==> flow/design.v <==
module alu(opcode, operand_1, operand_2, result, nzcv_old, nzcv, c_from_shifter, isWriteback);
parameter N = 32; 
input[3:0] opcode;	 
input wire [N-1:0] operand_1;  
input wire [N-1:0] operand_2;
input wire[3:0] nzcv_old;  
input wire c_from_shifter; 
output reg isWriteback;  
output reg[N-1:0] result;  
output reg [3:0] nzcv; 	 
reg cin;
reg cout;
reg[N-1:0] neg;
always @(*) begin
	cin = 0;
	cout = 0;
	neg = 0;
	nzcv= nzcv_old;
	case(opcode)
		4'd0: begin
			result = operand_1 & operand_2;
			nzcv[1] = c_from_shifter;
			isWriteback = 1;
		end
		4'd1: begin
			result = operand_1 ^ operand_2;
			isWriteback = 1;
			nzcv[1] = c_from_shifter;
		end
		4'd2: begin
			neg = -operand_2;
			{cin, result[N-2:0]} = operand_1[N-2:0]+neg[N-2:0]; 
			{cout, result[N-1]} = cin+ operand_1[N-1]+neg[N-1];
			nzcv[1]  = cout;	 
			nzcv[0] = cin^cout;  
			isWriteback = 1;
		end
		4'd3: begin
			neg = -operand_1;
			{cin, result[N-2:0]} = operand_2[N-2:0]+neg[N-2:0]; 
			{cout, result[N-1]} = cin+ operand_2[N-1]+neg[N-1];
			nzcv[1]  = cout;	 
			nzcv[0] = cin^cout;  
			isWriteback = 1;
		end
		4'd4: begin
			{cin, result[N-2:0]} = operand_1[N-2:0]+operand_2[N-2:0]; 
			{cout, result[N-1]} = cin+ operand_1[N-1]+operand_2[N-1];
			nzcv[1]  = cout;	 
			nzcv[0] = cin^cout;  
			isWriteback = 1;
		end
		4'd5: begin
			{cin, result[N-2:0]} = operand_1[N-2:0]+operand_2[N-2:0]+nzcv_old[1]; 
			{cout, result[N-1]} = cin+ operand_1[N-1]+operand_2[N-1];
			nzcv[1]  = cout;	 
			nzcv[0] = cin^cout;  
			isWriteback = 1;
		end
		4'd6: begin
			neg = -operand_2;
			{cin, result[N-2:0]} = operand_1[N-2:0]+neg[N-2:0]+nzcv_old[1]-1; 
			{cout, result[N-1]} = cin+ operand_1[N-1]+neg[N-1];
			nzcv[1]  = cout;	 
			nzcv[0] = cin^cout;  
			isWriteback = 1;
		end
		4'd7: begin
			neg = -operand_1;
			{cin, result[N-2:0]} = operand_2[N-2:0]+neg[N-2:0]+nzcv_old[1]-1; 
			{cout, result[N-1]} = cin+ operand_2[N-1]+neg[N-1];
			nzcv[1]  = cout;	 
			nzcv[0] = cin^cout;  
			isWriteback = 1;
		end
		4'd8: begin
			result = operand_1 & operand_2;
			isWriteback = 0;
			nzcv[1] = c_from_shifter;
		end
		4'd9: begin
			result = operand_1 ^ operand_2;
			isWriteback = 0;
			nzcv[1] = c_from_shifter;
		end
		4'd10: begin
			neg = -operand_2;
			{cin, result[N-2:0]} = operand_1[N-2:0]+neg[N-2:0]; 
			{cout, result[N-1]} = cin+ operand_1[N-1]+neg[N-1];
			nzcv[1]  = cout;	 
			nzcv[0] = cin^cout;  
			isWriteback = 0;
		end
		4'd11: begin
			{cin, result[N-2:0]} = operand_1[N-2:0]+operand_2[N-2:0]; 
			{cout, result[N-1]} = cin+ operand_1[N-1]+operand_2[N-1];
			nzcv[1]  = cout;	 
			nzcv[0] = cin^cout;  
			isWriteback = 0;
		end
		4'd12: begin
			result = operand_1 | operand_2;
			isWriteback = 1;
			nzcv[1] = c_from_shifter;
		end
		4'd13: begin
			result = operand_2;
			isWriteback = 1;
			nzcv[1] =c_from_shifter;
		end
		4'd14: begin
			result = operand_1 & (~operand_2);
			isWriteback = 1;
			nzcv[1] =c_from_shifter;
		end
		4'd15: begin
			result = ~operand_2;
			isWriteback = 1;
			nzcv[1] = c_from_shifter;
		end
	endcase
	nzcv[3] = result[N-1]; 	 
	nzcv[2] = (result == 0);  
end
endmodule
module bshift(instr_bit_25,imm_value, Rm, Rs, operand2, cin, c_to_alu, direct_data, use_shifter);
	parameter n=32;
	input [n-1:0] direct_data;
	input use_shifter;
	input instr_bit_25;  
	input [11:0] imm_value;  
	input [n-1:0] Rm;
	input [n-1:0] Rs;
	output [n-1:0] operand2;  
	input cin;
	output reg c_to_alu;
	wire instr_bit_25;
	wire [11:0] imm_value;
	reg [n-1:0] in;
	reg [n-1:0] out;
	reg [7:0] shiftby;  
	reg [n-1:0] junk;
	assign operand2 =(use_shifter==1)?out:direct_data ;
	always @* begin 
		in = 0;
		shiftby = 0;
		junk = 0;
		out = 0;
		c_to_alu = 0;
		if (instr_bit_25) begin
			in[n-1:8] = 0;
			in[7:0] = imm_value[7:0];
			shiftby[0]=0;
			shiftby[7:4]=4'd0;
			shiftby[4:1] = imm_value[11:8];
			{junk,out} = {in,in} >> shiftby[7:0];
			if(shiftby[7:0]==0) c_to_alu = cin;
			else c_to_alu = out[31];
		end
		else begin  
			if(imm_value[6:4] == 0) begin
				in = Rm;
				{c_to_alu,out} = {cin ,in} << imm_value[11:7];
			end
			if(imm_value[6:4] == 3'd1) begin
				in = Rm;
				shiftby[7:0] = Rs[7:0];
				{c_to_alu,out} = {cin,in} << shiftby[7:0];
			end
			if(imm_value[6:4] == 3'd2) begin
				in = Rm;
				{out, c_to_alu} = {in,cin} >> imm_value[11:7];
			end
			if(imm_value[6:4] == 3'd3) begin
				in = Rm;
				shiftby[7:0] = Rs[7:0];
				{out, c_to_alu} = {in,cin} >> shiftby[7:0];
			end
			if(imm_value[6:4] == 3'd4) begin
				in = Rm;
				if(in[n-1]){junk,out, c_to_alu} = {32'hFFFFFFFF,in,cin} >> imm_value[11:7];
				else {out, c_to_alu} = {in,cin} >> imm_value[11:7];
			end
			if(imm_value[6:4] == 3'd5) begin
				in = Rm;
				shiftby[7:0] = Rs[7:0];
				if(in[n-1]) {junk,out, c_to_alu} = {32'hFFFFFFFF,in,cin} >> shiftby[7:0];
				else {out,c_to_alu} = {in,cin} >> shiftby[7:0];
			end
			if((imm_value[6:4] == 3'd6)&&(imm_value[11:7]!=5'd0)) begin
				in = Rm;
				{junk,out,c_to_alu} = {in,in,cin} >> imm_value[11:7];
			end
			if(imm_value[6:4] == 3'd7) begin
				in=Rm;
				shiftby[7:0] = Rs[7:0];
				{junk,out,c_to_alu} = {in,in,cin} >> shiftby[4:0];  
			end
			if((imm_value[6:4] == 3'd6)&&(imm_value[11:7]==5'd0)) begin
				in= Rm;
				{out, c_to_alu} = {cin, in};
			end
		end
	end
endmodule 
module cond ( nzcv,  condition_code, will_this_be_executed);
input wire[3:0] nzcv;
input wire[3:0] condition_code;
output reg will_this_be_executed;
always @* begin
case(condition_code)
	0: begin	 
	if(nzcv[2] == 1)  will_this_be_executed = 1;
	else will_this_be_executed = 0;	
	end
	1: begin  
	if(nzcv[2] == 0)  will_this_be_executed = 1;
	else will_this_be_executed = 0;	
	end
	2: begin  
	if(nzcv[1] == 1)  will_this_be_executed = 1;
	else will_this_be_executed = 0;	
	end	
	3: begin  
	if(nzcv[1] == 0)  will_this_be_executed = 1;
	else will_this_be_executed = 0;	
	end	
	4: begin  
	if(nzcv[3] == 1)  will_this_be_executed = 1;
	else will_this_be_executed = 0;	
	end	
	5: begin  
	if(nzcv[3] == 0)  will_this_be_executed = 1;
	else will_this_be_executed = 0;	
	end	
	6: begin  
	if(nzcv[0] == 1)  will_this_be_executed = 1;
	else will_this_be_executed = 0;	
	end	
	7: begin  
	if(nzcv[0] == 0)  will_this_be_executed = 1;
	else will_this_be_executed = 0;	
	end	
	8: begin  
	if(nzcv[1] == 1 && nzcv[2] == 0)  will_this_be_executed = 1;
	else will_this_be_executed = 0;	
	end	
	9: begin  
	if(nzcv[1] == 0 && nzcv[2] == 1)  will_this_be_executed = 1;
	else will_this_be_executed = 0;	
	end	
	10: begin  
	if(nzcv[3] == nzcv[0])  will_this_be_executed = 1;
	else will_this_be_executed = 0;	
	end	
	11: begin  
	if(nzcv[3] != nzcv[0])  will_this_be_executed = 1;
	else will_this_be_executed = 0;	
	end	
	12: begin  
	if(nzcv[2] == 0 && nzcv[3] == nzcv[0])  will_this_be_executed = 1;
	else will_this_be_executed = 0;	
	end	
	13: begin  
	if(nzcv[2] == 0 || nzcv[3] != nzcv[0])  will_this_be_executed = 1;
	else will_this_be_executed = 0;	
	end	
	14: begin  
	will_this_be_executed = 1;	
	end	
	15: begin  
	will_this_be_executed = 1;
	end
endcase
end
endmodule
module multiplier(    Rs, Rm, result  );
parameter N = 32; 
output wire[N-1:0] result;
input wire[N-1:0] Rs;
input wire[N-1:0] Rm;
assign result = Rm*Rs;
endmodule
module inst_decode(ir, instr_type);
input wire [31:0] ir;
output reg[3:0] instr_type;
always@* begin
	instr_type = 9;
	if(ir[27] == 1 && ir[26] ==1) instr_type = 12;
	if(ir[27] == 1 && ir[26] == 0) begin
		if(ir[25] == 0) instr_type = 10;
		else if(ir[25] == 1) instr_type = 11;
	end
	if(ir[27] == 0 && ir[26] == 1) begin
		if(ir[25] == 0) instr_type = 8;
		else begin
			if(ir[4] == 1) instr_type = 9;
			if(ir[4] == 0) instr_type = 8;
		end
	end
	if(ir[27] == 0 && ir[26] == 0) begin
		if(ir[25] == 1) instr_type = 7;
		else begin
			if(ir[11:8] == 4'b1111 && ir[7:4] == 4'b0001) instr_type = 2;
			else if( (( ir[7] ==1) && (ir[4] == 1)) == 0) instr_type = 7;
			else if( ir[6] == 1) instr_type = 6;
			else if( ir[6] == 0 && ir[5] == 1 && ir[22] == 1) instr_type = 5;
			else if( ir[6] == 0 && ir[5] == 1 && ir[22] == 1) instr_type = 4;
			else if( ir[6] == 0 && ir[5] == 0 && ir[24] == 1) instr_type = 3;
			else if( ir[6] == 0 && ir[5] == 0 && ir[24] == 0 && ir[23] ==1) instr_type = 1;
			else if( ir[6] == 0 && ir[5] == 0 && ir[24] == 0 && ir[23] ==0) instr_type = 0;
		end
	end
end
endmodule
module arm7_execute (
	input             clk,
	input      [31:0] instr_i,   
	input      [31:0] rn_i,      
	input      [31:0] rd_i,      
	input      [31:0] rs_i,      
	input      [31:0] rm_i,      
	input      [31:0] pc_i,      
	input      [3:0]  nzcv_i,    
	output reg [31:0] result_o,
	output reg [3:0]  nzcv_o,
	output reg        wb_o,
	output reg        exec_o
);
localparam T_MULTIPLY          = 4'd0;
localparam T_DATA_PROCESSING   = 4'd7;
localparam T_LOAD_STORE        = 4'd8;
localparam T_BRANCH            = 4'd11;
localparam OP_SUB              = 4'd2;
localparam OP_ADD              = 4'd4;
reg [31:0] instr_q, rn_q, rd_q, rs_q, rm_q, pc_q;
reg [3:0]  nzcv_q;
always @(posedge clk) begin
	instr_q <= instr_i;
	rn_q    <= rn_i;
	rd_q    <= rd_i;
	rs_q    <= rs_i;
	rm_q    <= rm_i;
	pc_q    <= pc_i;
	nzcv_q  <= nzcv_i;
end
wire [3:0]  instr_type;
wire [31:0] mult_result;
wire [31:0] shifter_result;
wire        c_to_alu;
wire [31:0] alu_result;
wire [3:0]  alu_nzcv;
wire        alu_is_writeback;
wire        will_this_be_executed;
reg        use_shifter;
reg [31:0] alu_operand_1;
reg [31:0] alu_operand_2;
reg [3:0]  alu_opcode;
inst_decode InstructionDecoder(
	.ir(instr_q),
	.instr_type(instr_type)
);
multiplier Multiplier(
	.Rs(rs_q),
	.Rm(rm_q),
	.result(mult_result)
);
always @(*) begin
	alu_operand_2 = 0;
	case (instr_type)
		T_DATA_PROCESSING: begin
			alu_operand_1 = rn_q;
			use_shifter = 1;
			alu_opcode = instr_q[24:21];
		end
		T_MULTIPLY: begin
			alu_operand_1 = (instr_q[21] == 1) ? rd_q : 32'd0;	 
			alu_operand_2 = mult_result;
			use_shifter = 0;
			alu_opcode = OP_ADD;
		end
		T_BRANCH: begin
			alu_operand_1 = pc_q - 4;
			alu_operand_2 = (instr_q[23] == 1) ? {6'b111111, instr_q[23:0], 2'b00} : {6'b000000, instr_q[23:0], 2'b00};
			use_shifter = 0;
			alu_opcode = OP_ADD;
		end
		T_LOAD_STORE: begin
			alu_operand_1 = rn_q;
			use_shifter = 1;
			alu_opcode = (instr_q[23] == 1) ? OP_ADD : OP_SUB;
		end
		default: begin
			alu_operand_1 = rn_q;
			use_shifter = 1;
			alu_opcode = OP_ADD;
		end
	endcase
end
bshift BarrelShifter(
	.instr_bit_25(instr_q[25]),
	.imm_value(instr_q[11:0]),
	.Rs(rs_q),
	.Rm(rm_q),
	.cin(nzcv_q[1]),
	.direct_data(alu_operand_2),
	.use_shifter(use_shifter),
	.operand2(shifter_result),
	.c_to_alu(c_to_alu)
);
alu ALU(
	.opcode(alu_opcode),
	.operand_1(alu_operand_1),
	.operand_2(shifter_result),
	.nzcv_old(nzcv_q),
	.c_from_shifter(c_to_alu),
	.result(alu_result),
	.nzcv(alu_nzcv),
	.isWriteback(alu_is_writeback)
);
cond conditionFieldChecker(
	.nzcv(nzcv_q),
	.condition_code(instr_q[31:28]),
	.will_this_be_executed(will_this_be_executed)
);
always @(posedge clk) begin
	result_o <= alu_result;
	nzcv_o   <= alu_nzcv;
	wb_o     <= alu_is_writeback;
	exec_o   <= will_this_be_executed;
end
endmodule
Ticket comment

Reports on arm7_execute
Each step is given for the RTL above and for the edited RTL.
"orig" refers to lines of the RTL above, "edited" to lines of the edited file.
"delta": "edited" minus "orig" as printed here. "change_rel_pct": 100 x difference / "orig".
Operators: Yosys type, input widths -> output width; for muxes data width and select width s.
Library cell names are shortened.
{"block": "inputs", "top_module": "arm7_execute", "clock_port": "clk", "lib": "sky130hd", "pvt_corner": "tt_025C_1v80"}

The edit
Unified diff, file above to edited file.
This change comes from a script, not from a designer. The edited design behaves differently; no optimisation was intended.
begin of diff
@@ -318,5 +318,5 @@
 	input      [31:0] instr_i,   
 	input      [31:0] rn_i,      
-	input      [31:0] rd_i,      
+	input      [31:0] rd_i_pin,      
 	input      [31:0] rs_i,      
 	input      [31:0] rm_i,      
@@ -328,4 +328,6 @@
 	output reg        exec_o
 );
+reg [31:0] rd_i;
+always @(posedge clk) rd_i <= rd_i_pin;
 localparam T_MULTIPLY          = 4'd0;
 localparam T_DATA_PROCESSING   = 4'd7;
end of diff

Word-level counts
Counts by Yosys on the flattened word-level netlist (proc, flatten, opt, wreduce; memories kept). Register bits leave out memories and registers merged into their read ports (data or address); mux counts leave out enables and synchronous resets folded into registers. Print and check cells are left out. Cells with the same type and inputs are merged into one.
{"block": "classes", "item": "div", "orig": 0, "edited": 0, "delta": 0}
{"block": "classes", "item": "multipliers", "orig": 1, "edited": 1, "delta": 0, "change_rel_pct": 0.00}
{"block": "classes", "item": "logic", "orig": 19, "edited": 19, "delta": 0, "change_rel_pct": 0.00}
{"block": "classes", "item": "addsub", "orig": 23, "edited": 23, "delta": 0, "change_rel_pct": 0.00}
{"block": "classes", "item": "equal", "orig": 44, "edited": 44, "delta": 0, "change_rel_pct": 0.00}
{"block": "classes", "item": "shift", "orig": 9, "edited": 9, "delta": 0, "change_rel_pct": 0.00}
{"block": "classes", "item": "reduce_and_logical", "orig": 37, "edited": 37, "delta": 0, "change_rel_pct": 0.00}
{"block": "classes", "item": "n_mux", "orig": 65, "edited": 65, "delta": 0, "change_rel_pct": 0.00}
{"block": "classes", "item": "cmp", "orig": 0, "edited": 0, "delta": 0}
Unchanged operator kinds not shown: 53.
{"block": "word_totals", "item": "ram_bits", "orig": 0, "edited": 0, "delta": 0}
{"block": "word_totals", "item": "rom_bits", "orig": 0, "edited": 0, "delta": 0}
{"block": "word_totals", "item": "n_memories", "orig": 0, "edited": 0, "delta": 0}
{"block": "word_totals", "item": "latch_bits", "orig": 0, "edited": 0, "delta": 0}
{"block": "word_totals", "item": "clocked_rd_ports_x_width", "orig": 0, "edited": 0, "delta": 0}
{"block": "word_totals", "item": "wordCells", "orig": 209, "edited": 210, "delta": 1, "change_rel_pct": 0.48}
{"block": "word_totals", "item": "regBits", "orig": 234, "edited": 266, "delta": 32, "change_rel_pct": 13.68}

Depth
Longest topological path by Yosys (ltp), each cell counted once; first at word level (registers and memories cut), then after technology mapping (sequential cells cut; the memories' decode and read muxes count).
{"block": "depth", "item": "ltp_word", "orig": 24, "edited": 24, "delta": 0, "change_rel_pct": 0.00}
{"block": "depth", "item": "ABC_AREA", "orig": "0", "edited": "0"}
{"block": "depth", "item": "depth_mapped", "orig": 55, "edited": 55, "delta": 0, "change_rel_pct": 0.00}

Synthesis result
The flow's flattened synthesis, as Yosys stat reports it; memories are mapped. The netlist is that of the ABC_AREA named above (0 if unset); the other value can give another one.
{"block": "mapped", "item": "cells", "orig": 5640, "edited": 5672, "delta": 32, "change_rel_pct": 0.57}
{"block": "mapped", "item": "seqArea_um2", "orig": 4664.5, "edited": 5305.1, "delta": 640.6, "change_rel_pct": 13.73}
{"block": "mapped", "item": "ffs", "orig": 233, "edited": 265, "delta": 32, "change_rel_pct": 13.73}
{"block": "mapped", "item": "yosys_area_um2", "orig": 44016.0, "edited": 44656.6, "delta": 640.6, "change_rel_pct": 1.46}
{"block": "mapped", "item": "buffers", "orig": 383, "edited": 383, "delta": 0, "change_rel_pct": 0.00}
{"block": "by_type", "cell": "dfxtp_1", "orig": 233, "edited": 265, "delta": 32, "change_rel_pct": 13.73}
Unchanged cell types not shown: 113.
By module: a second synthesis without flattening, with its own total; a netlist apart from the flattened one above.
{"block": "unflattened", "item": "hier_cells", "orig": 5611, "edited": 5641, "delta": 30, "change_rel_pct": 0.53}
{"block": "unflattened", "item": "area_unflattened_um2", "orig": 44202.4, "edited": 44818.0, "delta": 615.6, "change_rel_pct": 1.39}
Each row is one instance without its submodules.
{"block": "modules_orig", "module": "multiplier", "instances": 1, "mod_area_um2": 15213.3, "mod_seq_area_um2": 0.0, "n_cells": 1650}
{"block": "modules_orig", "module": "alu", "instances": 1, "mod_area_um2": 13972.2, "mod_seq_area_um2": 0.0, "n_cells": 2085}
{"block": "modules_orig", "module": "bshift", "instances": 1, "mod_area_um2": 8637.0, "mod_seq_area_um2": 0.0, "n_cells": 1395}
{"block": "modules_orig", "module": "arm7_execute", "instances": 1, "mod_area_um2": 6129.6, "mod_seq_area_um2": 4684.5, "n_cells": 449}
{"block": "modules_orig", "module": "inst_decode", "instances": 1, "mod_area_um2": 127.6, "mod_seq_area_um2": 0.0, "n_cells": 19}
{"block": "modules_orig", "module": "cond", "instances": 1, "mod_area_um2": 122.6, "mod_seq_area_um2": 0.0, "n_cells": 13}
{"block": "modules_edited", "module": "multiplier", "instances": 1, "mod_area_um2": 15188.3, "mod_seq_area_um2": 0.0, "n_cells": 1648}
{"block": "modules_edited", "module": "alu", "instances": 1, "mod_area_um2": 13972.2, "mod_seq_area_um2": 0.0, "n_cells": 2085}
{"block": "modules_edited", "module": "bshift", "instances": 1, "mod_area_um2": 8637.0, "mod_seq_area_um2": 0.0, "n_cells": 1395}
{"block": "modules_edited", "module": "arm7_execute", "instances": 1, "mod_area_um2": 6770.2, "mod_seq_area_um2": 5325.1, "n_cells": 481}
{"block": "modules_edited", "module": "inst_decode", "instances": 1, "mod_area_um2": 127.6, "mod_seq_area_um2": 0.0, "n_cells": 19}
{"block": "modules_edited", "module": "cond", "instances": 1, "mod_area_um2": 122.6, "mod_seq_area_um2": 0.0, "n_cells": 13}

Worst setup path after synthesis
Path of least setup slack by OpenSTA after synthesis, without wires, with an ideal clock, recovery checks aside; 20% of the period is set as input and as output delay. Where synthesis merged equal registers, the netlist keeps one of their names.
{"block": "synth_path", "item": "path_kind", "orig": "register to register", "edited": "register to register"}
{"block": "synth_path", "item": "from", "orig": "reg rm_q[7]", "edited": "reg rm_q[7]"}
{"block": "synth_path", "item": "to", "orig": "reg nzcv_o[2]", "edited": "reg nzcv_o[2]"}
{"block": "synth_path", "item": "t_required_ns", "orig": 12.897, "edited": 12.897, "delta": 0.000, "change_rel_pct": 0.00}
{"block": "synth_path", "item": "path_slack_ns", "orig": 0.869, "edited": 0.869, "delta": 0.000}
{"block": "synth_path", "item": "path_buffers", "orig": 5, "edited": 5, "delta": 0, "change_rel_pct": 0.00}
{"block": "synth_path", "item": "period_ns", "orig": 13.0, "edited": 13.0, "delta": 0.0, "change_rel_pct": 0.00}
{"block": "synth_path", "item": "path_stages", "orig": 51, "edited": 51, "delta": 0, "change_rel_pct": 0.00}
{"block": "synth_path", "item": "arrival_ns", "orig": 12.028, "edited": 12.028, "delta": 0.000, "change_rel_pct": 0.00}
{"block": "synth_path", "item": "delay_ns", "orig": 12.131, "edited": 12.131, "delta": 0.000, "change_rel_pct": 0.00}
{"block": "synth_path", "item": "synth_period_reached_ns", "orig": 12.131, "edited": 12.131, "delta": 0.000, "change_rel_pct": 0.00}
"delay_ns" is the arrival time less input delay plus setup time.
"path_stages": output pins that drive a net of the path, with the launching flip-flop's if there is one; two outputs of one cell count as two.
"synth_period_reached_ns" = period - worst setup slack (recovery checks aside). The figure is calculated, with input and output delays left at 20% of the set period.
The rows between start and end are the longest chain of elaborated cells between them; the timing report does not say that the signal goes this way. Where chains are equally long, one stands for them.
A line is the first line of the expression or statement that the cell stems from. Yosys adds cells for indexed reads and writes and turns some case tables into memories.
{"block": "synth_between_orig", "path_cell_list": "dfxtp_1 > clkbuf_1 > clkbuf_1 > clkbuf_1 > and2_1 > fa_1 > inv_1 > fa_1 > fa_1 > fa_1 > inv_1 > ha_1 > ha_1 > fa_1 > fa_1 > ha_1 > a21o_1 > o41ai_1 > (+15 left out) > or3b_2 > nor3b_1 > a21oi_1 > a31o_2 > nor4b_1 > a311oi_1 > nand2_1 > nor2_1 > nand3_1 > nor2b_1 > xnor2_1 > fa_1 > a221oi_1 > o2111ai_1 > a221o_1 > a221oi_1 > nor2_1 > a2111oi_2", "elab_chain_cells": 20, "cells_between": 52, "cone_classes": "21 x add/sub; 1 x mul; 8 x shift; 16 x mux; 5 x logic; 1 x reduce/logical"}
{"block": "synth_lines_orig", "item": "from (decl)", "line_no": 336, "source": "reg [31:0] instr_q, rn_q, rd_q, rs_q, rm_q, pc_q;"}
{"block": "synth_lines_orig", "item": "from (assign)", "line_no": 343, "source": "rm_q <= rm_i;"}
{"block": "synth_lines_orig", "item": "$shl 33x5->33", "line_no": 163, "source": "{c_to_alu,out} = {cin ,in} << imm_value[11:7];"}
{"block": "synth_lines_orig", "item": "$mux 32", "line_no": 161, "source": "if(imm_value[6:4] == 0) begin"}
{"block": "synth_lines_orig", "item": "$mux 32", "line_no": 165, "source": "if(imm_value[6:4] == 3'd1) begin"}
{"block": "synth_lines_orig", "item": "$mux 32", "line_no": 170, "source": "if(imm_value[6:4] == 3'd2) begin"}
{"block": "synth_lines_orig", "item": "$mux 32", "line_no": 174, "source": "if(imm_value[6:4] == 3'd3) begin"}
{"block": "synth_lines_orig", "item": "$mux 32", "line_no": 179, "source": "if(imm_value[6:4] == 3'd4) begin"}
{"block": "synth_lines_orig", "item": "$mux 32", "line_no": 184, "source": "if(imm_value[6:4] == 3'd5) begin"}
{"block": "synth_lines_orig", "item": "(+6 left out)"}
{"block": "synth_lines_orig", "item": "$add 31x31->32", "line_no": 62, "source": "{cin, result[N-2:0]} = operand_1[N-2:0]+neg[N-2:0]+nzcv_old[1]-1;"}
{"block": "synth_lines_orig", "item": "$add 32x1->32", "line_no": 62}
{"block": "synth_lines_orig", "item": "$sub 32x1->32", "line_no": 62}
{"block": "synth_lines_orig", "item": "$add 1x1->2", "line_no": 63, "source": "{cout, result[N-1]} = cin+ operand_1[N-1]+neg[N-1];"}
{"block": "synth_lines_orig", "item": "$add 2x1->2", "line_no": 63}
{"block": "synth_lines_orig", "item": "$pmux 1 s12", "line_no": 19, "source": "case(opcode)"}
{"block": "synth_lines_orig", "item": "$logic_not 32->1", "line_no": 123, "source": "nzcv[2] = (result == 0);"}
{"block": "synth_lines_orig", "item": "to (assign)", "line_no": 428, "source": "nzcv_o <= alu_nzcv;"}
{"block": "synth_lines_orig", "item": "to (decl)", "line_no": 326, "source": "output reg [3:0] nzcv_o,"}
Nets of the timed path that keep an RTL name, with a line that drives or declares them; the list need not be complete.
{"block": "synth_nets_orig", "net": "ALU.nzcv[3]", "line_no": 19}
{"block": "synth_between_edited", "path_cell_list": "dfxtp_1 > clkbuf_1 > clkbuf_1 > clkbuf_1 > and2_1 > fa_1 > inv_1 > fa_1 > fa_1 > fa_1 > inv_1 > ha_1 > ha_1 > fa_1 > fa_1 > ha_1 > a21o_1 > o41ai_1 > (+15 left out) > or3b_2 > nor3b_1 > a21oi_1 > a31o_2 > nor4b_1 > a311oi_1 > nand2_1 > nor2_1 > nand3_1 > nor2b_1 > xnor2_1 > fa_1 > a221oi_1 > o2111ai_1 > a221o_1 > a221oi_1 > nor2_1 > a2111oi_2", "elab_chain_cells": 20, "cells_between": 52, "cone_classes": "21 x add/sub; 1 x mul; 8 x shift; 16 x mux; 5 x logic; 1 x reduce/logical"}
{"block": "synth_lines_edited", "item": "from (decl)", "line_no": 338, "source": "reg [31:0] instr_q, rn_q, rd_q, rs_q, rm_q, pc_q;"}
{"block": "synth_lines_edited", "item": "from (assign)", "line_no": 345, "source": "rm_q <= rm_i;"}
{"block": "synth_lines_edited", "item": "$shl 33x5->33", "line_no": 163, "source": "{c_to_alu,out} = {cin ,in} << imm_value[11:7];"}
{"block": "synth_lines_edited", "item": "$mux 32", "line_no": 161, "source": "if(imm_value[6:4] == 0) begin"}
{"block": "synth_lines_edited", "item": "$mux 32", "line_no": 165, "source": "if(imm_value[6:4] == 3'd1) begin"}
{"block": "synth_lines_edited", "item": "$mux 32", "line_no": 170, "source": "if(imm_value[6:4] == 3'd2) begin"}
{"block": "synth_lines_edited", "item": "$mux 32", "line_no": 174, "source": "if(imm_value[6:4] == 3'd3) begin"}
{"block": "synth_lines_edited", "item": "$mux 32", "line_no": 179, "source": "if(imm_value[6:4] == 3'd4) begin"}
{"block": "synth_lines_edited", "item": "$mux 32", "line_no": 184, "source": "if(imm_value[6:4] == 3'd5) begin"}
{"block": "synth_lines_edited", "item": "(+6 left out)"}
{"block": "synth_lines_edited", "item": "$add 31x31->32", "line_no": 62, "source": "{cin, result[N-2:0]} = operand_1[N-2:0]+neg[N-2:0]+nzcv_old[1]-1;"}
{"block": "synth_lines_edited", "item": "$add 32x1->32", "line_no": 62}
{"block": "synth_lines_edited", "item": "$sub 32x1->32", "line_no": 62}
{"block": "synth_lines_edited", "item": "$add 1x1->2", "line_no": 63, "source": "{cout, result[N-1]} = cin+ operand_1[N-1]+neg[N-1];"}
{"block": "synth_lines_edited", "item": "$add 2x1->2", "line_no": 63}
{"block": "synth_lines_edited", "item": "$pmux 1 s12", "line_no": 19, "source": "case(opcode)"}
{"block": "synth_lines_edited", "item": "$logic_not 32->1", "line_no": 123, "source": "nzcv[2] = (result == 0);"}
{"block": "synth_lines_edited", "item": "to (assign)", "line_no": 430, "source": "nzcv_o <= alu_nzcv;"}
{"block": "synth_lines_edited", "item": "to (decl)", "line_no": 326, "source": "output reg [3:0] nzcv_o,"}
{"block": "synth_nets_edited", "net": "ALU.nzcv[3]", "line_no": 19}

Path in the finished layout
Path of least setup slack in the final report of the runs of set A (OpenROAD, finished layout, wires in). Where an end is a register, its clock arrival counts in the times.
{"block": "layout_path", "item": "path_kind", "orig": "register to register", "edited": "register to register"}
{"block": "layout_path", "item": "from", "orig": "reg rm_q[14]", "edited": "reg rs_q[2]"}
{"block": "layout_path", "item": "to", "orig": "reg nzcv_o[2]", "edited": "reg nzcv_o[2]"}
{"block": "layout_path", "item": "path_stages", "orig": 42, "edited": 49, "delta": 7, "change_rel_pct": 16.67}
{"block": "layout_path", "item": "path_buffers", "orig": 1, "edited": 2, "delta": 1, "change_rel_pct": 100.00}
{"block": "layout_path", "item": "period_ns", "orig": 13.0, "edited": 13.0, "delta": 0.0, "change_rel_pct": 0.00}
{"block": "layout_path", "item": "arrival_ns", "orig": 12.88, "edited": 12.87, "delta": -0.01, "change_rel_pct": -0.08}
{"block": "layout_path", "item": "path_slack_ns", "orig": 0.66, "edited": 0.67, "delta": 0.01}
{"block": "layout_path", "item": "t_required_ns", "orig": 13.54, "edited": 13.54, "delta": 0.00, "change_rel_pct": 0.00}
The rows between start and end are the longest chain of elaborated cells between them; the timing report does not say that the signal goes this way. Where chains are equally long, one stands for them.
{"block": "layout_between_orig", "path_cell_list": "dfxtp_1 > buf_4 > and2_1 > fa_1 > fa_1 > fa_1 > inv_1 > fa_1 > inv_1 > fa_1 > fa_1 > fa_1 > fa_1 > ha_1 > o21ai_0 > nor2_1 > o22ai_1 > o21ai_0 > (+6 left out) > or3_1 > xnor2_1 > ha_1 > and3_1 > a211o_1 > a21oi_1 > o21bai_1 > a21oi_1 > xor2_1 > nor2b_1 > xnor2_1 > fa_1 > a221oi_1 > o2111ai_1 > a221o_1 > a221oi_1 > nor2_1 > a2111oi_2", "elab_chain_cells": 20, "cells_between": 52, "cone_classes": "21 x add/sub; 1 x mul; 8 x shift; 16 x mux; 5 x logic; 1 x reduce/logical"}
{"block": "layout_lines_orig", "item": "from (decl)", "line_no": 336, "source": "reg [31:0] instr_q, rn_q, rd_q, rs_q, rm_q, pc_q;"}
{"block": "layout_lines_orig", "item": "from (assign)", "line_no": 343, "source": "rm_q <= rm_i;"}
{"block": "layout_lines_orig", "item": "$shl 33x5->33", "line_no": 163, "source": "{c_to_alu,out} = {cin ,in} << imm_value[11:7];"}
{"block": "layout_lines_orig", "item": "$mux 32", "line_no": 161, "source": "if(imm_value[6:4] == 0) begin"}
{"block": "layout_lines_orig", "item": "$mux 32", "line_no": 165, "source": "if(imm_value[6:4] == 3'd1) begin"}
{"block": "layout_lines_orig", "item": "$mux 32", "line_no": 170, "source": "if(imm_value[6:4] == 3'd2) begin"}
{"block": "layout_lines_orig", "item": "$mux 32", "line_no": 174, "source": "if(imm_value[6:4] == 3'd3) begin"}
{"block": "layout_lines_orig", "item": "$mux 32", "line_no": 179, "source": "if(imm_value[6:4] == 3'd4) begin"}
{"block": "layout_lines_orig", "item": "$mux 32", "line_no": 184, "source": "if(imm_value[6:4] == 3'd5) begin"}
{"block": "layout_lines_orig", "item": "(+6 left out)"}
{"block": "layout_lines_orig", "item": "$add 31x31->32", "line_no": 62, "source": "{cin, result[N-2:0]} = operand_1[N-2:0]+neg[N-2:0]+nzcv_old[1]-1;"}
{"block": "layout_lines_orig", "item": "$add 32x1->32", "line_no": 62}
{"block": "layout_lines_orig", "item": "$sub 32x1->32", "line_no": 62}
{"block": "layout_lines_orig", "item": "$add 1x1->2", "line_no": 63, "source": "{cout, result[N-1]} = cin+ operand_1[N-1]+neg[N-1];"}
{"block": "layout_lines_orig", "item": "$add 2x1->2", "line_no": 63}
{"block": "layout_lines_orig", "item": "$pmux 1 s12", "line_no": 19, "source": "case(opcode)"}
{"block": "layout_lines_orig", "item": "$logic_not 32->1", "line_no": 123, "source": "nzcv[2] = (result == 0);"}
{"block": "layout_lines_orig", "item": "to (assign)", "line_no": 428, "source": "nzcv_o <= alu_nzcv;"}
{"block": "layout_lines_orig", "item": "to (decl)", "line_no": 326, "source": "output reg [3:0] nzcv_o,"}
Nets of the timed path that keep an RTL name, with a line that drives or declares them; the list need not be complete.
{"block": "layout_nets_orig", "net": "ALU.nzcv[3]", "line_no": 19}
{"block": "layout_between_edited", "path_cell_list": "dfxtp_2 > and2_1 > fa_1 > inv_1 > fa_1 > fa_1 > inv_1 > fa_1 > ha_1 > ha_1 > inv_1 > fa_1 > inv_1 > fa_1 > ha_1 > o21ai_1 > o21bai_1 > xor2_1 > (+13 left out) > a21oi_1 > o221ai_1 > or3_1 > o221a_2 > a211o_1 > a21oi_1 > o21bai_1 > a21oi_1 > xor2_1 > nor2b_1 > xnor2_1 > fa_1 > a221oi_1 > o2111ai_1 > a221o_1 > a221oi_2 > nor2_1 > a2111oi_2", "elab_chain_cells": 19, "cells_between": 46, "cone_classes": "21 x add/sub; 1 x mul; 4 x shift; 14 x mux; 5 x logic; 1 x reduce/logical"}
{"block": "layout_lines_edited", "item": "from (decl)", "line_no": 338, "source": "reg [31:0] instr_q, rn_q, rd_q, rs_q, rm_q, pc_q;"}
{"block": "layout_lines_edited", "item": "from (assign)", "line_no": 344, "source": "rs_q <= rs_i;"}
{"block": "layout_lines_edited", "item": "$shl 33x8->33", "line_no": 168, "source": "{c_to_alu,out} = {cin,in} << shiftby[7:0];"}
{"block": "layout_lines_edited", "item": "$mux 32", "line_no": 165, "source": "if(imm_value[6:4] == 3'd1) begin"}
{"block": "layout_lines_edited", "item": "$mux 32", "line_no": 170, "source": "if(imm_value[6:4] == 3'd2) begin"}
{"block": "layout_lines_edited", "item": "$mux 32", "line_no": 174, "source": "if(imm_value[6:4] == 3'd3) begin"}
{"block": "layout_lines_edited", "item": "$mux 32", "line_no": 179, "source": "if(imm_value[6:4] == 3'd4) begin"}
{"block": "layout_lines_edited", "item": "$mux 32", "line_no": 184, "source": "if(imm_value[6:4] == 3'd5) begin"}
{"block": "layout_lines_edited", "item": "$mux 32", "line_no": 190, "source": "if((imm_value[6:4] == 3'd6)&&(imm_value[11:7]!=5'd0)) begin"}
{"block": "layout_lines_edited", "item": "(+5 left out)"}
{"block": "layout_lines_edited", "item": "$add 31x31->32", "line_no": 62, "source": "{cin, result[N-2:0]} = operand_1[N-2:0]+neg[N-2:0]+nzcv_old[1]-1;"}
{"block": "layout_lines_edited", "item": "$add 32x1->32", "line_no": 62}
{"block": "layout_lines_edited", "item": "$sub 32x1->32", "line_no": 62}
{"block": "layout_lines_edited", "item": "$add 1x1->2", "line_no": 63, "source": "{cout, result[N-1]} = cin+ operand_1[N-1]+neg[N-1];"}
{"block": "layout_lines_edited", "item": "$add 2x1->2", "line_no": 63}
{"block": "layout_lines_edited", "item": "$pmux 1 s12", "line_no": 19, "source": "case(opcode)"}
{"block": "layout_lines_edited", "item": "$logic_not 32->1", "line_no": 123, "source": "nzcv[2] = (result == 0);"}
{"block": "layout_lines_edited", "item": "to (assign)", "line_no": 430, "source": "nzcv_o <= alu_nzcv;"}
{"block": "layout_lines_edited", "item": "to (decl)", "line_no": 326, "source": "output reg [3:0] nzcv_o,"}
{"block": "layout_nets_edited", "net": "ALU.nzcv[3]", "line_no": 19}

Layout results
Both versions went through the flow (Yosys, OpenROAD) with the same settings in each pair. Constraints: input delay and output delay 20% of the set period each, output load 0.01 pF.
{"block": "settings_set_A", "CORE_UTILIZATION": 40, "period_ns": 13.0, "CAP_MARGIN": 20, "CORE_MARGIN": 2, "SLEW_MARGIN": 20}
{"block": "results_set_A", "item": "clock_period_reached_ns", "orig": 12.340, "edited": 12.330, "delta": -0.010, "change_rel_pct": -0.08}
{"block": "results_set_A", "item": "die_area_um2", "orig": 112708.0, "edited": 114329.0, "delta": 1621.0, "change_rel_pct": 1.44}
{"block": "results_set_A", "item": "final_power_uw", "orig": 14986, "edited": 15483, "delta": 497, "change_rel_pct": 3.32}
{"block": "results_set_A", "item": "worst_hold_slack_ns", "orig": 0.545, "edited": 0.324, "delta": -0.221}
{"block": "results_set_A", "item": "post_route_stdcell_area_um2", "orig": 50403.3, "edited": 52064.9, "delta": 1661.6, "change_rel_pct": 3.30}
{"block": "results_set_A", "item": "timing.setup.ws_ns", "orig": 0.660, "edited": 0.670, "delta": 0.010}
{"block": "results_set_A", "item": "yosys_chip_area_um2", "orig": 44016.0, "edited": 44656.6, "delta": 640.6, "change_rel_pct": 1.46}
{"block": "settings_set_B", "CAP_MARGIN": 30, "CORE_UTILIZATION": 42, "CTS_CLUSTER_SIZE": 91, "GPL_ROUTABILITY_DRIVEN": 1, "MAX_ROUTING_LAYER": "met5", "PLACE_DENSITY_LB_ADDON": 0.04, "period_ns": 8.54, "CORE_MARGIN": 2, "SLEW_MARGIN": 20}
{"block": "results_set_B", "item": "clock_period_reached_ns", "orig": 11.254, "edited": 11.468, "delta": 0.214, "change_rel_pct": 1.90}
{"block": "results_set_B", "item": "die_area_um2", "orig": 107407.0, "edited": 108950.0, "delta": 1543.0, "change_rel_pct": 1.44}
{"block": "results_set_B", "item": "final_power_uw", "orig": 29476, "edited": 30079, "delta": 603, "change_rel_pct": 2.05}
{"block": "results_set_B", "item": "worst_hold_slack_ns", "orig": 0.538, "edited": 0.324, "delta": -0.214}
{"block": "results_set_B", "item": "post_route_stdcell_area_um2", "orig": 63429.6, "edited": 64408.0, "delta": 978.4, "change_rel_pct": 1.54}
{"block": "results_set_B", "item": "timing.setup.ws_ns", "orig": -2.714, "edited": -2.928, "delta": -0.214}
{"block": "results_set_B", "item": "yosys_chip_area_um2", "orig": 44016.0, "edited": 44656.6, "delta": 640.6, "change_rel_pct": 1.46}
"clock_period_reached_ns" means the clock period less the worst setup slack. The figure is calculated, with input and output delays left at 20% of the set period.
"final_power_uw" rests on the timing tool's default activity at the inputs, not on a simulated workload.
